==> flow/design.v <==
module distortion_correction #(
    parameter DATA_WIDTH = 16,
    parameter H_RES = 1280,
    parameter V_RES = 720
)(
    input clk,
    input rst_n,
    input [15:0] fx, fy,       
    input [15:0] cx, cy,       
    input [15:0] k1, k2, k3,   
    input valid_params,
    input [DATA_WIDTH-1:0] vin_data,
    input vin_de, vin_vs, vin_hs,
    input [9:0] pixel_x, pixel_y,
    output reg [DATA_WIDTH-1:0] vout_data,
    output reg vout_de, vout_vs, vout_hs,
    input [15:0] ram_rd_data,
    output reg [19:0] ram_rd_addr,
    output reg ram_rd_en
);
    localparam IDLE = 2'b00;
    localparam CALC = 2'b01;
    localparam WAIT = 2'b10;
    localparam OUT  = 2'b11;
    reg [1:0] state, next_state;
    reg signed [15:0] x_norm, y_norm;       
    reg signed [31:0] x2, y2, r2;           
    reg signed [31:0] r4, r6;               
    reg signed [31:0] distortion_factor;    
    reg signed [15:0] x_distorted, y_distorted;   
    reg [9:0] corrected_x, corrected_y;     
    reg [9:0] px_d1, py_d1, px_d2, py_d2;
    reg de_d1, vs_d1, hs_d1;
    reg de_d2, vs_d2, hs_d2;
    reg de_d3, vs_d3, hs_d3;
    reg [2:0] calc_cnt;
    always @(posedge clk or negedge rst_n) begin
        if (!rst_n) begin
            state <= IDLE;
        end else begin
            state <= next_state;
        end
    end
    always @(*) begin
        case (state)
            IDLE: next_state = (vin_de && valid_params) ? CALC : IDLE;
            CALC: next_state = (calc_cnt == 3'd4) ? WAIT : CALC;
            WAIT: next_state = OUT;
            OUT:  next_state = IDLE;
            default: next_state = IDLE;
        endcase
    end
    always @(posedge clk or negedge rst_n) begin
        if (!rst_n) begin
            calc_cnt <= 0;
            x_norm <= 0; y_norm <= 0;
            x2 <= 0; y2 <= 0; r2 <= 0;
            r4 <= 0; r6 <= 0;
            distortion_factor <= 0;
            x_distorted <= 0; y_distorted <= 0;
            corrected_x <= 0; corrected_y <= 0;
        end else begin
            case (state)
                IDLE: begin
                    calc_cnt <= 0;
                    if (vin_de && valid_params) begin
                        x_norm <= (pixel_x - cx);
                        y_norm <= (pixel_y - cy);
                    end
                end
                CALC: begin
                    calc_cnt <= calc_cnt + 1;
                    case (calc_cnt)
                        3'd0: begin
                            x2 <= x_norm * x_norm;
                            y2 <= y_norm * y_norm;
                        end
                        3'd1: begin
                            r2 <= x2 + y2;
                        end
                        3'd2: begin
                            r4 <= (r2 * r2) >> 16;   
                            r6 <= (r2 * r2 * r2) >> 24;
                        end
                        3'd3: begin
                            distortion_factor <= 32'h10000 + 
                                               ((k1 * r2) >> 8) + 
                                               ((k2 * r4) >> 8) + 
                                               ((k3 * r6) >> 8);
                        end
                        3'd4: begin
                            x_distorted <= (x_norm * distortion_factor) >> 16;
                            y_distorted <= (y_norm * distortion_factor) >> 16;
                        end
                    endcase
                end
                WAIT: begin
                    corrected_x <= cx + x_distorted;
                    corrected_y <= cy + y_distorted;
                end
                default: begin
                    calc_cnt <= 0;
                end
            endcase
        end
    end
    wire in_bounds = (corrected_x < H_RES) && (corrected_y < V_RES) && 
                    (corrected_x >= 0) && (corrected_y >= 0);
    always @(posedge clk or negedge rst_n) begin
        if (!rst_n) begin
            px_d1 <= 0; py_d1 <= 0; px_d2 <= 0; py_d2 <= 0;
            de_d1 <= 0; vs_d1 <= 0; hs_d1 <= 0;
            de_d2 <= 0; vs_d2 <= 0; hs_d2 <= 0;
            de_d3 <= 0; vs_d3 <= 0; hs_d3 <= 0;
            ram_rd_addr <= 0;
            ram_rd_en <= 0;
            vout_data <= 0;
            vout_de <= 0; vout_vs <= 0; vout_hs <= 0;
        end else begin
            px_d1 <= pixel_x; py_d1 <= pixel_y;
            px_d2 <= px_d1;   py_d2 <= py_d1;
            de_d1 <= vin_de; vs_d1 <= vin_vs; hs_d1 <= vin_hs;
            de_d2 <= de_d1;  vs_d2 <= vs_d1;  hs_d2 <= hs_d1;
            de_d3 <= de_d2;  vs_d3 <= vs_d2;  hs_d3 <= hs_d2;
            if (state == OUT) begin
                if (valid_params && de_d3 && in_bounds) begin
                    ram_rd_addr <= corrected_y * H_RES + corrected_x;
                    ram_rd_en <= 1'b1;
                end else begin
                    ram_rd_addr <= py_d2 * H_RES + px_d2;
                    ram_rd_en <= de_d3;
                end
            end else begin
                ram_rd_en <= 1'b0;
            end
            vout_data <= ram_rd_data;
            vout_de <= de_d3;
            vout_vs <= vs_d3;
            vout_hs <= hs_d3;
        end
    end
endmodule
# Reports on distortion_correction
# Each step is given for the RTL above and for the edited RTL.
# Lines under "orig" count in the file above, lines under "edited" in the edited file.
# "diff": "edited" minus "orig" as printed here.
# Operators: Yosys type, input widths -> output width; for muxes data width and select width s.
# Not given: --
# design
design	distortion_correction
clock	clk
library	sky130hd
pvt_corner	tt_025C_1v80

# Edit of the RTL
# Unified diff, file above to edited file.
# The edit is scripted: it alters the design's behaviour and was not made to optimise anything.
# begin of diff
@@ -8,5 +8,5 @@
     input [15:0] fx, fy,       
     input [15:0] cx, cy,       
-    input [15:0] k1, k2, k3,   
+    input [15:0] k1, k2_i, k3,   
     input valid_params,
     input [DATA_WIDTH-1:0] vin_data,
@@ -19,4 +19,6 @@
     output reg ram_rd_en
 );
+    reg [15:0] k2;
+    always @(posedge clk) k2 <= k2_i;
     localparam IDLE = 2'b00;
     localparam CALC = 2'b01;
# end of diff

# Word-level counts
# Yosys after proc, flatten, opt, wreduce and memory -nomap, before mapping. Memory bits, and registers merged into a memory's read port (data or address), are not among the register bits. Print and check cells are not counted. Equal cells are merged and count once.
# bits
item	orig	edited	diff
register_bits	318	334	16
ramBits	0	0	0
latchBits	0	0	0
clocked_rd_ports_x_width	0	0	0
inputBits	170	170	0
elab_cells	87	88	1
mem_bits_ro	0	0	0
n_memories	0	0	0
# op_classes
item	orig	edited	diff
compare	4	4	0
n_shift	0	0	0
multipliers	11	11	0
n_mux	7	7	0
div_mod_pow	0	0	0
add_sub_neg	11	11	0
n_logic	0	0	0
n_reduce_logical	14	14	0
eq_ne	7	7	0
# op_table
op	orig	edited	diff
$logic_and 1x1->1	6	6	0
$reduce_and 2->1	6	6	0
$mul 16x16->32	3	3	0
$mux 1	3	3	0
$add 10x10->10	2	2	0
$add 20x10->20	2	2	0
$eq 2x2->1 const B	2	2	0
$eq 3x2->1 const B	2	2	0
$ge 10x1->1 const B	2	2	0
$mul 10x3->12 const B	2	2	0
$mul 16x32->26	2	2	0
$mul 32x32->32	2	2	0
$sub 10x16->16	2	2	0
$add 17x24->25 const A	1	1	0
$add 25x24->26	1	1	0
$add 26x16->27	1	1	0
$add 3x1->3 const B	1	1	0
$add 32x32->32	1	1	0
$eq 2x1->1 const B	1	1	0
$eq 3x1->1 const B	1	1	0
$eq 3x3->1 const B	1	1	0
$logic_not 2->1	1	1	0
$logic_not 3->1	1	1	0
$lt 10x10->1 const B	1	1	0
$lt 10x11->1 const B	1	1	0
$mul 16x32->32	1	1	0
$mul 16x8->24	1	1	0
$mux 2	1	1	0
# The list need not be complete.

# Longest topological paths
# Depth = most cells in a row (Yosys ltp): at word level without a register or memory, in the mapped netlist without a sequential cell, where the memories' decode and read muxes count.
# depth
item	orig	edited	diff
ltp_word	7	7	0
abc_area	0	0	--
mapped_depth	66	60	-6
depth_no_buf	64	57	-7

# Netlist
# The flow's flattened synthesis, as Yosys stat reports it; memories are mapped. The netlist is that of the ABC_AREA named above (0 if unset); the other value can give another one.
# synth_totals
item	orig	edited	diff
stdcells	10930	11066	136
ff_cells	312	328	16
area_um2	100422.6	101294.6	872.0
sequential_area_um2	7808.7	8129.0	320.3
# types
type	orig	edited	diff
sky130_fd_sc_hd__xnor2_1	342	305	-37
sky130_fd_sc_hd__nand2_1	1594	1624	30
sky130_fd_sc_hd__nor3_1	30	56	26
sky130_fd_sc_hd__nor2_1	168	188	20
sky130_fd_sc_hd__xor2_1	120	140	20
sky130_fd_sc_hd__inv_1	2785	2769	-16
sky130_fd_sc_hd__nand3_1	24	40	16
sky130_fd_sc_hd__dfxtp_1	0	16	16
sky130_fd_sc_hd__o211ai_1	6	21	15
sky130_fd_sc_hd__o21ai_0	214	228	14
sky130_fd_sc_hd__mux2_2	58	46	-12
sky130_fd_sc_hd__or3_1	8	20	12
sky130_fd_sc_hd__a21oi_1	182	173	-9
sky130_fd_sc_hd__o21bai_1	53	45	-8
sky130_fd_sc_hd__mux2i_1	11	17	6
sky130_fd_sc_hd__a31oi_1	8	14	6
sky130_fd_sc_hd__clkbuf_1	467	472	5
sky130_fd_sc_hd__a21o_1	101	96	-5
# The list need not be complete.

# Path before layout
# Source: OpenSTA report_checks on the synthesized netlist (no wires, ideal clock, input and output delay 20% of the period each), path of least setup slack; recovery checks are left aside. Register names are those of the netlist, which keeps one name where synthesis merged equal registers.
# synth_timing
item	orig	edited	diff
path_type	register to register	register to register	--
startpoint	register r2[3]	register r2[13]	--
endpoint	register r6[7]	register r6[7]	--
n_path_buf	3	3	0
arrival_time_ns	14.450	13.992	-0.458
setup_slack_ns	5.420	5.883	0.463
period_ns	20.0	20.0	0.0
launch_ns	0.000	0.000	0.000
path_delay_ns	14.580	14.117	-0.463
setup_time_ns	0.130	0.125	-0.005
required_time_ns	19.870	19.875	0.005
path_stages	60	55	-5
period_less_setup_slack_ns	14.58	14.117	-0.463
# "path_delay_ns" = arrival - input delay + setup time.
# "path_stages": output pins that drive a net of the path, with the launching flip-flop's if there is one; two outputs of one cell count as two.
# "period_less_setup_slack_ns" is the clock period less the worst setup slack; recovery checks do not enter. This is arithmetic on one report: input and output delays are still those of the set period (20% each).
# The rows between start and end are the longest chain of elaborated cells between them; the timing report does not say that the signal goes this way. Where chains are equally long, one stands for them.
# A line is the first line of the expression or statement that the cell stems from. Yosys adds cells for indexed reads and writes and turns some case tables into memories.
# synth_via_orig
cell_sequence	sky130_fd_sc_hd__dfrtp_1 sky130_fd_sc_hd__clkbuf_1 sky130_fd_sc_hd__clkbuf_1 sky130_fd_sc_hd__clkbuf_1 sky130_fd_sc_hd__nand2_1 sky130_fd_sc_hd__fa_1 sky130_fd_sc_hd__inv_1 sky130_fd_sc_hd__fa_1 sky130_fd_sc_hd__inv_1 sky130_fd_sc_hd__fa_1 sky130_fd_sc_hd__inv_1 sky130_fd_sc_hd__fa_1 sky130_fd_sc_hd__ha_1 sky130_fd_sc_hd__ha_1 sky130_fd_sc_hd__inv_1 sky130_fd_sc_hd__fa_1 sky130_fd_sc_hd__fa_1 sky130_fd_sc_hd__inv_1 [... 24 more ...] sky130_fd_sc_hd__xnor2_1 sky130_fd_sc_hd__xnor2_1 sky130_fd_sc_hd__xnor2_1 sky130_fd_sc_hd__xnor2_1 sky130_fd_sc_hd__xnor2_1 sky130_fd_sc_hd__xnor2_1 sky130_fd_sc_hd__xnor2_1 sky130_fd_sc_hd__xnor2_1 sky130_fd_sc_hd__xnor2_1 sky130_fd_sc_hd__xnor3_1 sky130_fd_sc_hd__xnor3_1 sky130_fd_sc_hd__xnor2_1 sky130_fd_sc_hd__xnor2_1 sky130_fd_sc_hd__xnor2_1 sky130_fd_sc_hd__xnor2_1 sky130_fd_sc_hd__xnor3_1 sky130_fd_sc_hd__xnor2_1 sky130_fd_sc_hd__o21ai_1
elab_chain_len	2
cone_cells	2
classes_between	2 x mul
# synth_lines_orig
item	line	source
from (decl)	27	reg signed [31:0] x2, y2, r2;
from (assign)	57	x2 <= 0; y2 <= 0; r2 <= 0;
from (assign)	79	r2 <= x2 + y2;
$mul 32x32->32 x2	83	r6 <= (r2 * r2 * r2) >> 24;
to (assign)	58	r4 <= 0; r6 <= 0;
to (assign)	83
# synth_via_edited
cell_sequence	sky130_fd_sc_hd__dfrtp_1 sky130_fd_sc_hd__clkbuf_1 sky130_fd_sc_hd__clkbuf_1 sky130_fd_sc_hd__nand2_1 sky130_fd_sc_hd__fa_1 sky130_fd_sc_hd__inv_1 sky130_fd_sc_hd__fa_1 sky130_fd_sc_hd__fa_1 sky130_fd_sc_hd__inv_1 sky130_fd_sc_hd__fa_1 sky130_fd_sc_hd__fa_1 sky130_fd_sc_hd__inv_1 sky130_fd_sc_hd__fa_1 sky130_fd_sc_hd__inv_1 sky130_fd_sc_hd__fa_1 sky130_fd_sc_hd__fa_1 sky130_fd_sc_hd__inv_1 sky130_fd_sc_hd__ha_1 [... 19 more ...] sky130_fd_sc_hd__inv_1 sky130_fd_sc_hd__fa_1 sky130_fd_sc_hd__fa_1 sky130_fd_sc_hd__fa_1 sky130_fd_sc_hd__xnor2_1 sky130_fd_sc_hd__xnor2_1 sky130_fd_sc_hd__xnor2_1 sky130_fd_sc_hd__xnor2_1 sky130_fd_sc_hd__xnor2_1 sky130_fd_sc_hd__xnor2_1 sky130_fd_sc_hd__xnor2_1 sky130_fd_sc_hd__xnor2_1 sky130_fd_sc_hd__xnor2_2 sky130_fd_sc_hd__xnor3_1 sky130_fd_sc_hd__xnor2_1 sky130_fd_sc_hd__xnor3_1 sky130_fd_sc_hd__xnor3_1 sky130_fd_sc_hd__mux2_2
elab_chain_len	2
cone_cells	2
classes_between	2 x mul
# synth_lines_edited
item	line	source
from (decl)	29	reg signed [31:0] x2, y2, r2;
from (assign)	59	x2 <= 0; y2 <= 0; r2 <= 0;
from (assign)	81	r2 <= x2 + y2;
$mul 32x32->32 x2	85	r6 <= (r2 * r2 * r2) >> 24;
to (assign)	60	r4 <= 0; r6 <= 0;
to (assign)	85

# Worst path after layout
# Path of least setup slack in the final report of the runs of set A (OpenROAD, finished layout, wires in). Where an end is a register, its clock arrival counts in the times.
# layout_timing
item	orig	edited	diff
path_type	register to register	register to register	--
startpoint	register r2[4]	register r2[4]	--
endpoint	register r6[7]	register r6[7]	--
n_path_buf	2	3	1
setup_slack_ns	0.98	0.75	-0.23
arrival_time_ns	16.45	16.71	0.26
path_stages	54	52	-2
period_ns	16.9	16.9	0.0
setup_time_ns	0.13	0.11	-0.02
launch_ns	0.64	0.63	-0.01
required_time_ns	17.43	17.46	0.03
# The rows between start and end are the longest chain of elaborated cells between them; the timing report does not say that the signal goes this way. Where chains are equally long, one stands for them.
# layout_via_orig
cell_sequence	sky130_fd_sc_hd__dfrtp_2 sky130_fd_sc_hd__buf_4 sky130_fd_sc_hd__buf_4 sky130_fd_sc_hd__and2_1 sky130_fd_sc_hd__fa_1 sky130_fd_sc_hd__inv_1 sky130_fd_sc_hd__fa_1 sky130_fd_sc_hd__inv_1 sky130_fd_sc_hd__fa_1 sky130_fd_sc_hd__inv_1 sky130_fd_sc_hd__fa_1 sky130_fd_sc_hd__fa_1 sky130_fd_sc_hd__inv_1 sky130_fd_sc_hd__fa_1 sky130_fd_sc_hd__inv_1 sky130_fd_sc_hd__fa_1 sky130_fd_sc_hd__fa_1 sky130_fd_sc_hd__inv_1 [... 18 more ...] sky130_fd_sc_hd__xnor2_1 sky130_fd_sc_hd__xnor2_1 sky130_fd_sc_hd__xnor2_1 sky130_fd_sc_hd__xnor2_1 sky130_fd_sc_hd__xnor2_1 sky130_fd_sc_hd__xnor2_1 sky130_fd_sc_hd__xnor2_1 sky130_fd_sc_hd__xnor2_1 sky130_fd_sc_hd__xnor2_1 sky130_fd_sc_hd__xnor3_1 sky130_fd_sc_hd__xnor3_1 sky130_fd_sc_hd__xnor2_1 sky130_fd_sc_hd__xnor2_1 sky130_fd_sc_hd__xnor2_1 sky130_fd_sc_hd__xnor2_1 sky130_fd_sc_hd__xnor3_1 sky130_fd_sc_hd__xnor2_1 sky130_fd_sc_hd__o21ai_1
elab_chain_len	2
cone_cells	2
classes_between	2 x mul
# layout_lines_orig
item	line	source
from (decl)	27	reg signed [31:0] x2, y2, r2;
from (assign)	57	x2 <= 0; y2 <= 0; r2 <= 0;
from (assign)	79	r2 <= x2 + y2;
$mul 32x32->32 x2	83	r6 <= (r2 * r2 * r2) >> 24;
to (assign)	58	r4 <= 0; r6 <= 0;
to (assign)	83
# layout_via_edited
cell_sequence	sky130_fd_sc_hd__dfrtp_2 sky130_fd_sc_hd__buf_4 sky130_fd_sc_hd__nand2_1 sky130_fd_sc_hd__fa_1 sky130_fd_sc_hd__fa_1 sky130_fd_sc_hd__fa_1 sky130_fd_sc_hd__fa_1 sky130_fd_sc_hd__inv_1 sky130_fd_sc_hd__ha_1 sky130_fd_sc_hd__ha_1 sky130_fd_sc_hd__inv_1 sky130_fd_sc_hd__fa_1 sky130_fd_sc_hd__fa_1 sky130_fd_sc_hd__inv_1 sky130_fd_sc_hd__ha_1 sky130_fd_sc_hd__o21ai_0 sky130_fd_sc_hd__nand2b_1 sky130_fd_sc_hd__a31oi_1 [... 16 more ...] sky130_fd_sc_hd__fa_1 sky130_fd_sc_hd__ha_1 sky130_fd_sc_hd__o21a_1 sky130_fd_sc_hd__o21ai_1 sky130_fd_sc_hd__nor2_1 sky130_fd_sc_hd__o21a_1 sky130_fd_sc_hd__o21ai_0 sky130_fd_sc_hd__nor4b_1 sky130_fd_sc_hd__a2111oi_0 sky130_fd_sc_hd__buf_4 sky130_fd_sc_hd__o21a_1 sky130_fd_sc_hd__o21a_1 sky130_fd_sc_hd__o21ai_1 sky130_fd_sc_hd__nand2b_1 sky130_fd_sc_hd__a21oi_1 sky130_fd_sc_hd__xor2_1 sky130_fd_sc_hd__xnor3_1 sky130_fd_sc_hd__mux2_2
elab_chain_len	2
cone_cells	2
classes_between	2 x mul
# layout_lines_edited
item	line	source
from (decl)	29	reg signed [31:0] x2, y2, r2;
from (assign)	59	x2 <= 0; y2 <= 0; r2 <= 0;
from (assign)	81	r2 <= x2 + y2;
$mul 32x32->32 x2	85	r6 <= (r2 * r2 * r2) >> 24;
to (assign)	60	r4 <= 0; r6 <= 0;
to (assign)	85

# Measured runs
# Runs of the flow (Yosys, OpenROAD) on both versions; the two runs of a pair have the same settings. The constraints put input and output delay at 20% of the set period each and load the outputs with 0.01 pF.
# settings_set_A
CORE_UTILIZATION	40
period_ns	16.9
CAP_MARGIN	20
CORE_MARGIN	2
SLEW_MARGIN	20
# results_set_A
item	orig	edited	diff
yosys_chip_area_um2	100422.6	101294.6	872.0
final_stdcell_area_um2	107252.0	108157.0	905.0
final_setup_ws_ns	0.981	0.749	-0.232
setupTns_ns	0.000	0.000	0.000
fin_hold_ws_ns	0.345	0.347	0.002
total_die_area_um2	255081.0	257277.0	2196.0
# settings_set_B
ABC_AREA	0
CAP_MARGIN	25
CELL_PAD_IN_SITES_DETAIL_PLACEMENT	2
CORE_UTILIZATION	15
CTS_CLUSTER_SIZE	96
GPL_TIMING_DRIVEN	0
MIN_ROUTING_LAYER	met2
PLACE_DENSITY_LB_ADDON	0.09
period_ns	21.0
CORE_MARGIN	2
SLEW_MARGIN	20
# results_set_B
item	orig	edited	diff
yosys_chip_area_um2	100422.6	101294.6	872.0
final_stdcell_area_um2	117344.0	118659.0	1315.0
final_setup_ws_ns	0.390	0.539	0.149
setupTns_ns	0.000	0.000	0.000
fin_hold_ws_ns	0.339	0.339	0.000
total_die_area_um2	676046.0	681888.0	5842.0
